==> flow/design.v <==
`timescale 1ns / 1ps
module mac #(
	  parameter N = 16
    )(
    input clk,rst,ce,
    input [N-1:0] a,
    input [N-1:0] b,
    input [N-1:0] c,
    output reg [N-1:0] p
    );
always@(posedge clk)
 begin
    if(rst)
    begin
        p<=0;
    end
    else if(ce)
    begin
        p <= (a*b+c);
    end
 end
endmodule
module variable_shift_reg #(parameter width = 8, parameter size = 3) (
input clk,
input ce,
input rst,
input [width-1:0] data_in,
output [width-1:0] data_out
);
reg [width-1:0] sr [size-1:0];
generate
genvar i;
for(i = 0;i < size;i = i + 1)
begin
    always@(posedge clk)
    begin
        if(rst)
        begin
            sr[i] <= 'd0;
        end
        else
        begin
            if(ce)
            begin
                if(i == 'd0)
                begin
                    sr[i] <= data_in;
                end
                else
                begin
                    sr[i] <= sr[i-1];
                end
            end
        end
    end
end
endgenerate
assign data_out = sr[size-1];
endmodule
module convolver #(
parameter n = 9'h010,
parameter k = 9'h003,
parameter s = 1,
parameter N = 16
)(
input clk,
input ce,
input global_rst,
input [N-1:0] activation,
input [(k*k)*16-1:0] weight1,
output[N-1:0] conv_op,
output valid_conv,
output end_conv
);
reg [31:0] count,count2,count3,row_count;
reg en1,en2,en3;
wire [15:0] tmp [k*k+1:0];
wire [15:0] weight [0:k*k-1];
generate
	genvar l;
	for(l=0;l<k*k;l=l+1)
	begin
      assign weight [l][N-1:0] = weight1[N*l +: N];
	end
endgenerate
assign tmp[0] = 32'h0000000;
generate
genvar i;
  for(i = 0;i<k*k;i=i+1)
  begin: MAC
    if((i+1)%k ==0)
    begin
      if(i==k*k-1)
      begin
      mac #(.N(N)) mac(
        .clk(clk),
        .ce(ce),
        .rst(global_rst),
        .a(activation),
        .b(weight[i]),
        .c(tmp[i]),
        .p(conv_op)
        );
      end
      else
      begin
      wire [N-1:0] tmp2;
      mac #(.N(N)) mac(
        .clk(clk),
        .ce(ce),
        .rst(global_rst),
        .a(activation),
        .b(weight[i]),
        .c(tmp[i]),
        .p(tmp2)
        );
      variable_shift_reg #(.width(N),.size(n-k)) SR (
          .clk(clk),
          .ce(ce),
          .rst(global_rst),
          .data_in(tmp2),
          .data_out(tmp[i+1])
          );
      end
    end
    else
    begin
   mac #(.N(N)) mac2(
      .clk(clk),
      .ce(ce),
      .rst(global_rst),
      .a(activation),
      .b(weight[i]),
      .c(tmp[i]),
      .p(tmp[i+1])
      );
    end
  end
endgenerate
always@(posedge clk)
begin
  if(global_rst)
  begin
    count <=0;
    count2<=0;
    count3<=0;
    row_count <= 0;
    en1<=0;
    en2<=1;
    en3<=0;
  end
  else if(ce)
  begin
    if(count == (k-1)*n+k-1)
    begin
      en1 <= 1'b1;
      count <= count+1'b1;
    end
    else
    begin
      count<= count+1'b1;
    end
  if(en1 && en2)
  begin
    if(count2 == n-k)
    begin
      count2 <= 0;
      en2 <= 0 ;
      row_count <= row_count + 1'b1;
    end
    else
    begin
      count2 <= count2 + 1'b1;
    end
  end
  if(~en2)
  begin
  if(count3 == k-2)
  begin
    count3<=0;
    en2 <= 1'b1;
  end
  else
    count3 <= count3 + 1'b1;
  end
  if((((count2 + 1) % s == 0) && (row_count % s == 0))||(count3 == k-2)&&(row_count % s == 0)||(count == (k-1)*n+k-1))
  begin
    en3 <= 1;
  end
  else
    en3 <= 0;
  end
end
	assign end_conv = (count>= n*n+2) ? 1'b1 : 1'b0;
	assign valid_conv = (en1&&en2&&en3);
endmodule
Lab notebook: convolver

Tool chain data of convolver
Tool output for the design above before and after an edit, in the order of the flow.
Lines under "before" count in the file above, lines under "after" in the edited file.
"diff": "after" minus "before" as printed here.
Operators: Yosys type, input widths -> output width; for muxes data width and select width s.
{ "design": {"design": "convolver", "clock": "clk", "cell_library": "sky130hd", "pvt_corner": "tt_025C_1v80"} }

The edit
Unified diff, file above to edited file.
A script made this edit. It changes what the design does and was not meant as an optimisation.
begin of diff
@@ -62,5 +62,5 @@
 parameter k = 9'h003,
 parameter s = 1,
-parameter N = 16
+parameter N = 12
 )(
 input clk,
end of diff

After elaboration
Source: Yosys, flattened and elaborated. Widths are those after wreduce. Registers that Yosys merges into a memory's read port (data or address) are not register bits. Print and check cells do not count. Equal cells are merged and count once.
{ "bits": {"columns": ["item", "before", "after", "diff"], "rows": [
  ["word_cells", 78, 78, 0],
  ["ff_bits", 659, 519, -140],
  ["output_inout_bits", 18, 14, -4]
]} }
{ "classes": {"columns": ["item", "before", "after", "diff"], "rows": [
  ["reduce_and_logical", 5, 5, 0],
  ["bitwise", 1, 1, 0],
  ["n_cmp", 1, 1, 0],
  ["mul", 9, 9, 0],
  ["n_mux", 7, 7, 0],
  ["n_addsub", 11, 11, 0],
  ["eq_ne", 3, 3, 0]
]} }
{ "ops": {"columns": ["operator", "before", "after", "diff"], "rows": [
  ["$mul 16x16->16", 9, 0, -9],
  ["$mul 12x12->12", 0, 9, 9],
  ["$add 16x16->16", 8, 0, -8],
  ["$add 12x12->12", 0, 8, 8],
  ["$mux 1", 5, 5, 0],
  ["$add 32x1->32 const B", 3, 3, 0],
  ["$reduce_and 2->1", 3, 3, 0],
  ["$logic_and 1x1->1", 2, 2, 0],
  ["$mux 32", 2, 2, 0],
  ["$eq 32x1->1 const B", 1, 1, 0],
  ["$eq 32x4->1 const B", 1, 1, 0],
  ["$eq 32x6->1 const B", 1, 1, 0],
  ["$ge 32x9->1 const B", 1, 1, 0],
  ["$not 1->1", 1, 1, 0]
]} }

Logic depth
Depth = most cells in a row (Yosys ltp): at word level without a register or memory, in the mapped netlist without a sequential cell, where the memories' decode and read muxes count.
{ "logic_depth": {"columns": ["item", "before", "after", "diff"], "rows": [
  ["word_depth", 5, 5, 0],
  ["abc_area", "0", "0", null],
  ["ltp_mapped", 25, 21, -4]
]} }

After synthesis
Source: synth_stat.txt of the flow (Yosys; design flattened, memories mapped). It holds for the ABC_AREA given above (unset counts as 0); a run with the other value may have another netlist.
{ "types": {"columns": ["type", "before", "after", "diff"], "rows": [
  ["sky130_fd_sc_hd__inv_1", 1370, 747, -623],
  ["sky130_fd_sc_hd__fa_1", 832, 423, -409],
  ["sky130_fd_sc_hd__nand2_1", 820, 477, -343],
  ["sky130_fd_sc_hd__and2_1", 495, 297, -198],
  ["sky130_fd_sc_hd__ha_1", 471, 307, -164],
  ["sky130_fd_sc_hd__dfxtp_1", 659, 519, -140],
  ["sky130_fd_sc_hd__mux2i_1", 523, 394, -129],
  ["sky130_fd_sc_hd__nor2_1", 664, 537, -127],
  ["sky130_fd_sc_hd__xnor2_1", 298, 218, -80],
  ["sky130_fd_sc_hd__clkbuf_1", 246, 190, -56],
  ["sky130_fd_sc_hd__buf_1", 48, 7, -41],
  ["sky130_fd_sc_hd__o21ai_0", 65, 25, -40],
  ["sky130_fd_sc_hd__buf_2", 53, 20, -33],
  ["sky130_fd_sc_hd__xor2_1", 129, 98, -31],
  ["sky130_fd_sc_hd__nand2b_1", 27, 3, -24],
  ["sky130_fd_sc_hd__nor2b_1", 24, 5, -19],
  ["sky130_fd_sc_hd__a21o_1", 30, 13, -17],
  ["sky130_fd_sc_hd__a311oi_1", 16, 0, -16]
]} }
Not every row of either side is listed.
{ "synth_totals": {"columns": ["item", "before", "after", "diff"], "rows": [
  ["cell_count", 7097, 4574, -2523],
  ["seqArea_um2", 13192.7, 10390.0, -2802.7],
  ["yosys_area_um2", 63185.6, 41168.2, -22017.4],
  ["ffs", 659, 519, -140]
]} }
The figures by module come from a second, unflattened synthesis with its own total; it is not the netlist above.
{ "unflattened": {"columns": ["item", "before", "after", "diff"], "rows": [
  ["hier_cells", 7179, 4595, -2584],
  ["hier_area_um2", 64262.9, 42658.4, -21604.5]
]} }
Each row is one instance without its submodules.
{ "modules_before": {"columns": ["mod", "mod_seq_area_um2", "cells", "instances", "mod_area_um2"], "rows": [
  ["mac #(N=16)", 320.3, 587, 9, 4982.3],
  ["variable_shift_reg #(width=16, size=13)", 4164.0, 670, 2, 7345.8],
  ["convolver", 1981.9, 556, 1, 4730.8]
]} }
{ "modules_after": {"columns": ["mod", "mod_seq_area_um2", "cells", "instances", "mod_area_um2"], "rows": [
  ["mac #(N=12)", 240.2, 337, 9, 2954.1],
  ["variable_shift_reg #(width=12, size=13)", 3123.0, 503, 2, 5670.4],
  ["convolver", 1981.9, 556, 1, 4730.8]
]} }

Worst setup path after synthesis
OpenSTA on the mapped netlist: ideal clock, no wires. The path of least setup slack (recovery checks aside). Input and output delay are each 20% of the period. Register names are those of the netlist, which keeps one name where synthesis merged equal registers.
{ "synth_path": {"columns": ["item", "before", "after", "diff"], "rows": [
  ["path_kind", "input port to flip-flop", "input port to flip-flop", null],
  ["startpoint", "input port activation[10]", "input port activation[5]", null],
  ["endpoint", "register MAC[1].genblk1.mac2.p[14]", "register MAC[3].genblk1.mac2.p[11]", null],
  ["t_first_pin_ns", 1.600, 1.600, 0.000],
  ["t_arrival_ns", 6.990, 6.266, -0.724],
  ["input_delay_ns", 1.600, 1.600, 0.000],
  ["setup_time_ns", 0.128, 0.128, 0.000],
  ["slack_ns", 0.882, 1.607, 0.725],
  ["stages", 25, 20, -5],
  ["period_ns", 8.0, 8.0, 0.0],
  ["path_buffers", 3, 3, 0],
  ["delay_ns", 5.518, 4.794, -0.724],
  ["period_less_setup_slack_ns", 7.118, 6.393, -0.725]
]} }
"delay_ns" = arrival - input delay + setup time.
"stages": output pins that drive a net of the path, with the launching flip-flop's if there is one; two outputs of one cell count as two.
"period_less_setup_slack_ns" = period - worst setup slack (recovery checks aside). The figure is calculated, with input and output delays left at 20% of the set period.
The rows between start and end are the longest chain of elaborated cells between them; the timing report does not say that the signal goes this way. Where chains are equally long, one stands for them.
Each line given opens the expression or statement behind the cell; cells for indexed reads and writes are added by Yosys, which also makes memories of some case tables.
{ "synth_between_before": {"path_cell_list": "sky130_fd_sc_hd__buf_2 > sky130_fd_sc_hd__buf_2 > sky130_fd_sc_hd__clkbuf_1 > sky130_fd_sc_hd__and2_1 > sky130_fd_sc_hd__fa_1 > sky130_fd_sc_hd__inv_1 > sky130_fd_sc_hd__fa_1 > sky130_fd_sc_hd__inv_1 > sky130_fd_sc_hd__fa_1 > sky130_fd_sc_hd__inv_1 > sky130_fd_sc_hd__fa_1 > sky130_fd_sc_hd__inv_1 > sky130_fd_sc_hd__fa_1 > sky130_fd_sc_hd__inv_1 > sky130_fd_sc_hd__fa_1 > sky130_fd_sc_hd__inv_1 > sky130_fd_sc_hd__ha_1 > sky130_fd_sc_hd__and2_1 > sky130_fd_sc_hd__or2_1 > sky130_fd_sc_hd__a21oi_1 > sky130_fd_sc_hd__nor2b_1 > sky130_fd_sc_hd__a311oi_1 > sky130_fd_sc_hd__xnor2_1 > sky130_fd_sc_hd__mux2i_1 > sky130_fd_sc_hd__nor2_1", "elab_chain_len": 2, "cells_between": 2, "cone_classes": "1 x add/sub; 1 x mul"} }
{ "synth_lines_before": {"columns": ["item", "line_no", "rtl"], "rows": [
  ["start: declaration", 69, "input [N-1:0] activation,"],
  ["$mul 16x16->16", 19, "p <= (a*b+c);"],
  ["$add 16x16->16", 19, null],
  ["end: assignment", 15, "p<=0;"],
  ["end: assignment", 19, null],
  ["end: declaration", 9, "output reg [N-1:0] p"]
]} }
{ "synth_between_after": {"path_cell_list": "sky130_fd_sc_hd__buf_4 > sky130_fd_sc_hd__clkbuf_1 > sky130_fd_sc_hd__clkbuf_1 > sky130_fd_sc_hd__and2_1 > sky130_fd_sc_hd__fa_1 > sky130_fd_sc_hd__inv_1 > sky130_fd_sc_hd__fa_1 > sky130_fd_sc_hd__inv_1 > sky130_fd_sc_hd__fa_1 > sky130_fd_sc_hd__inv_1 > sky130_fd_sc_hd__fa_1 > sky130_fd_sc_hd__fa_1 > sky130_fd_sc_hd__inv_1 > sky130_fd_sc_hd__ha_1 > sky130_fd_sc_hd__o21ai_0 > sky130_fd_sc_hd__a21oi_1 > sky130_fd_sc_hd__o41ai_1 > sky130_fd_sc_hd__xnor3_1 > sky130_fd_sc_hd__mux2i_1 > sky130_fd_sc_hd__nor2_1", "elab_chain_len": 2, "cells_between": 2, "cone_classes": "1 x add/sub; 1 x mul"} }
{ "synth_lines_after": {"columns": ["item", "line_no", "rtl"], "rows": [
  ["start: declaration", 69, "input [N-1:0] activation,"],
  ["$mul 12x12->12", 19, "p <= (a*b+c);"],
  ["$add 12x12->12", 19, null],
  ["end: assignment", 15, "p<=0;"],
  ["end: assignment", 19, null],
  ["end: declaration", 9, "output reg [N-1:0] p"]
]} }

Path in the finished layout
Path of least setup slack in the final report of each run of pair A (OpenROAD, finished layout, wires in). Where an end is a register, its clock arrival counts in the times.
{ "layout_path": {"columns": ["item", "before", "after", "diff"], "rows": [
  ["path_kind", "input port to flip-flop", "input port to flip-flop", null],
  ["startpoint", "input port weight1[17]", "input port weight1[38]", null],
  ["endpoint", "register MAC[1].genblk1.mac2.p[14]", "register MAC[3].genblk1.mac2.p[11]", null],
  ["t_arrival_ns", 7.22, 6.61, -0.61],
  ["slack_ns", 0.52, 1.08, 0.56],
  ["t_first_pin_ns", 1.43, 1.43, 0.00],
  ["stages", 23, 18, -5],
  ["path_buffers", 1, 1, 0],
  ["setup_time_ns", 0.07, 0.13, 0.06],
  ["input_delay_ns", 1.43, 1.43, 0.00],
  ["period_ns", 7.17, 7.17, 0.00]
]} }
The rows between start and end are the longest chain of elaborated cells between them; the timing report does not say that the signal goes this way. Where chains are equally long, one stands for them.
{ "layout_between_before": {"path_cell_list": "sky130_fd_sc_hd__clkdlybuf4s50_1 > sky130_fd_sc_hd__and2_1 > sky130_fd_sc_hd__fa_1 > sky130_fd_sc_hd__inv_1 > sky130_fd_sc_hd__fa_1 > sky130_fd_sc_hd__inv_1 > sky130_fd_sc_hd__fa_1 > sky130_fd_sc_hd__inv_1 > sky130_fd_sc_hd__fa_1 > sky130_fd_sc_hd__inv_1 > sky130_fd_sc_hd__fa_1 > sky130_fd_sc_hd__inv_1 > sky130_fd_sc_hd__fa_1 > sky130_fd_sc_hd__inv_1 > sky130_fd_sc_hd__ha_1 > sky130_fd_sc_hd__and2_1 > sky130_fd_sc_hd__or2_1 > sky130_fd_sc_hd__a21oi_1 > sky130_fd_sc_hd__nor2b_1 > sky130_fd_sc_hd__a311oi_1 > sky130_fd_sc_hd__xnor2_1 > sky130_fd_sc_hd__mux2i_1 > sky130_fd_sc_hd__nor2_1", "elab_chain_len": 2, "cells_between": 2, "cone_classes": "1 x add/sub; 1 x mul"} }
{ "layout_lines_before": {"columns": ["item", "line_no", "rtl"], "rows": [
  ["start: declaration", 70, "input [(k*k)*16-1:0] weight1,"],
  ["$mul 16x16->16", 19, "p <= (a*b+c);"],
  ["$add 16x16->16", 19, null],
  ["end: assignment", 15, "p<=0;"],
  ["end: assignment", 19, null],
  ["end: declaration", 9, "output reg [N-1:0] p"]
]} }
{ "layout_between_after": {"path_cell_list": "sky130_fd_sc_hd__clkdlybuf4s50_1 > sky130_fd_sc_hd__and2_1 > sky130_fd_sc_hd__fa_1 > sky130_fd_sc_hd__inv_1 > sky130_fd_sc_hd__fa_1 > sky130_fd_sc_hd__inv_1 > sky130_fd_sc_hd__fa_1 > sky130_fd_sc_hd__inv_1 > sky130_fd_sc_hd__fa_1 > sky130_fd_sc_hd__fa_1 > sky130_fd_sc_hd__inv_1 > sky130_fd_sc_hd__ha_1 > sky130_fd_sc_hd__o21ai_0 > sky130_fd_sc_hd__a21oi_1 > sky130_fd_sc_hd__o41ai_1 > sky130_fd_sc_hd__xnor3_1 > sky130_fd_sc_hd__mux2i_1 > sky130_fd_sc_hd__nor2_1", "elab_chain_len": 2, "cells_between": 2, "cone_classes": "1 x add/sub; 1 x mul"} }
{ "layout_lines_after": {"columns": ["item", "line_no", "rtl"], "rows": [
  ["start: declaration", 70, "input [(k*k)*16-1:0] weight1,"],
  ["$mul 12x12->12", 19, "p <= (a*b+c);"],
  ["$add 12x12->12", 19, null],
  ["end: assignment", 15, "p<=0;"],
  ["end: assignment", 19, null],
  ["end: declaration", 9, "output reg [N-1:0] p"]
]} }

Flow runs
Both versions went through the flow (Yosys, OpenROAD) with the same settings in each pair. Constraints: input delay and output delay 20% of the set period each, output load 0.01 pF.
{ "settings_pair_A": {"CORE_UTILIZATION": 40, "period_ns": 7.17, "CAP_MARGIN": 20, "CORE_MARGIN": 2, "SLEW_MARGIN": 20} }
{ "measured_pair_A": {"columns": ["item", "before", "after", "diff"], "rows": [
  ["finalCellArea_um2", 71332.2, 45880.3, -25451.9],
  ["final_power_mw", 28.295, 13.898, -14.397],
  ["worst_setup_slack_ns", 0.515, 1.084, 0.569],
  ["post_route_util_pct", 45.6, 45.0, -0.6],
  ["total_die_area_um2", 161158.0, 105502.0, -55656.0],
  ["timing.hold.ws_ns", 0.465, 0.457, -0.008],
  ["period_less_ws_ns", 6.655, 6.086, -0.569],
  ["yosys_chip_area_um2", 63185.6, 41168.2, -22017.4],
  ["setup_tns_ns", 0.000, 0.000, 0.000]
]} }
{ "settings_pair_B": {"ABC_AREA": 1, "CELL_PAD_IN_SITES_DETAIL_PLACEMENT": 2, "CORE_MARGIN": 9, "CORE_UTILIZATION": 28, "CTS_CLUSTER_DIAMETER": 136, "GPL_ROUTABILITY_DRIVEN": 1, "MAX_ROUTING_LAYER": "met4", "PLACE_DENSITY_LB_ADDON": 0.22, "SETUP_SLACK_MARGIN": 0.77, "period_ns": 7.09, "CAP_MARGIN": 20, "SLEW_MARGIN": 20} }
{ "measured_pair_B": {"columns": ["item", "before", "after", "diff"], "rows": [
  ["finalCellArea_um2", 76713.6, 49820.3, -26893.3],
  ["final_power_mw", 33.587, 16.173, -17.414],
  ["worst_setup_slack_ns", 0.860, 0.992, 0.132],
  ["post_route_util_pct", 32.3, 31.7, -0.6],
  ["total_die_area_um2", 257140.0, 173222.0, -83918.0],
  ["timing.hold.ws_ns", 0.448, 0.474, 0.026],
  ["period_less_ws_ns", 6.230, 6.098, -0.132],
  ["yosys_chip_area_um2", 66978.0, 44397.6, -22580.4],
  ["setup_tns_ns", 0.000, 0.000, 0.000]
]} }
By "period_less_ws_ns" is meant the clock period of the run minus its worst setup slack. This is arithmetic on one report: input and output delays are still those of the set period (20% each).
"final_power_mw" is the tool's figure for a default switching activity; nothing was simulated.
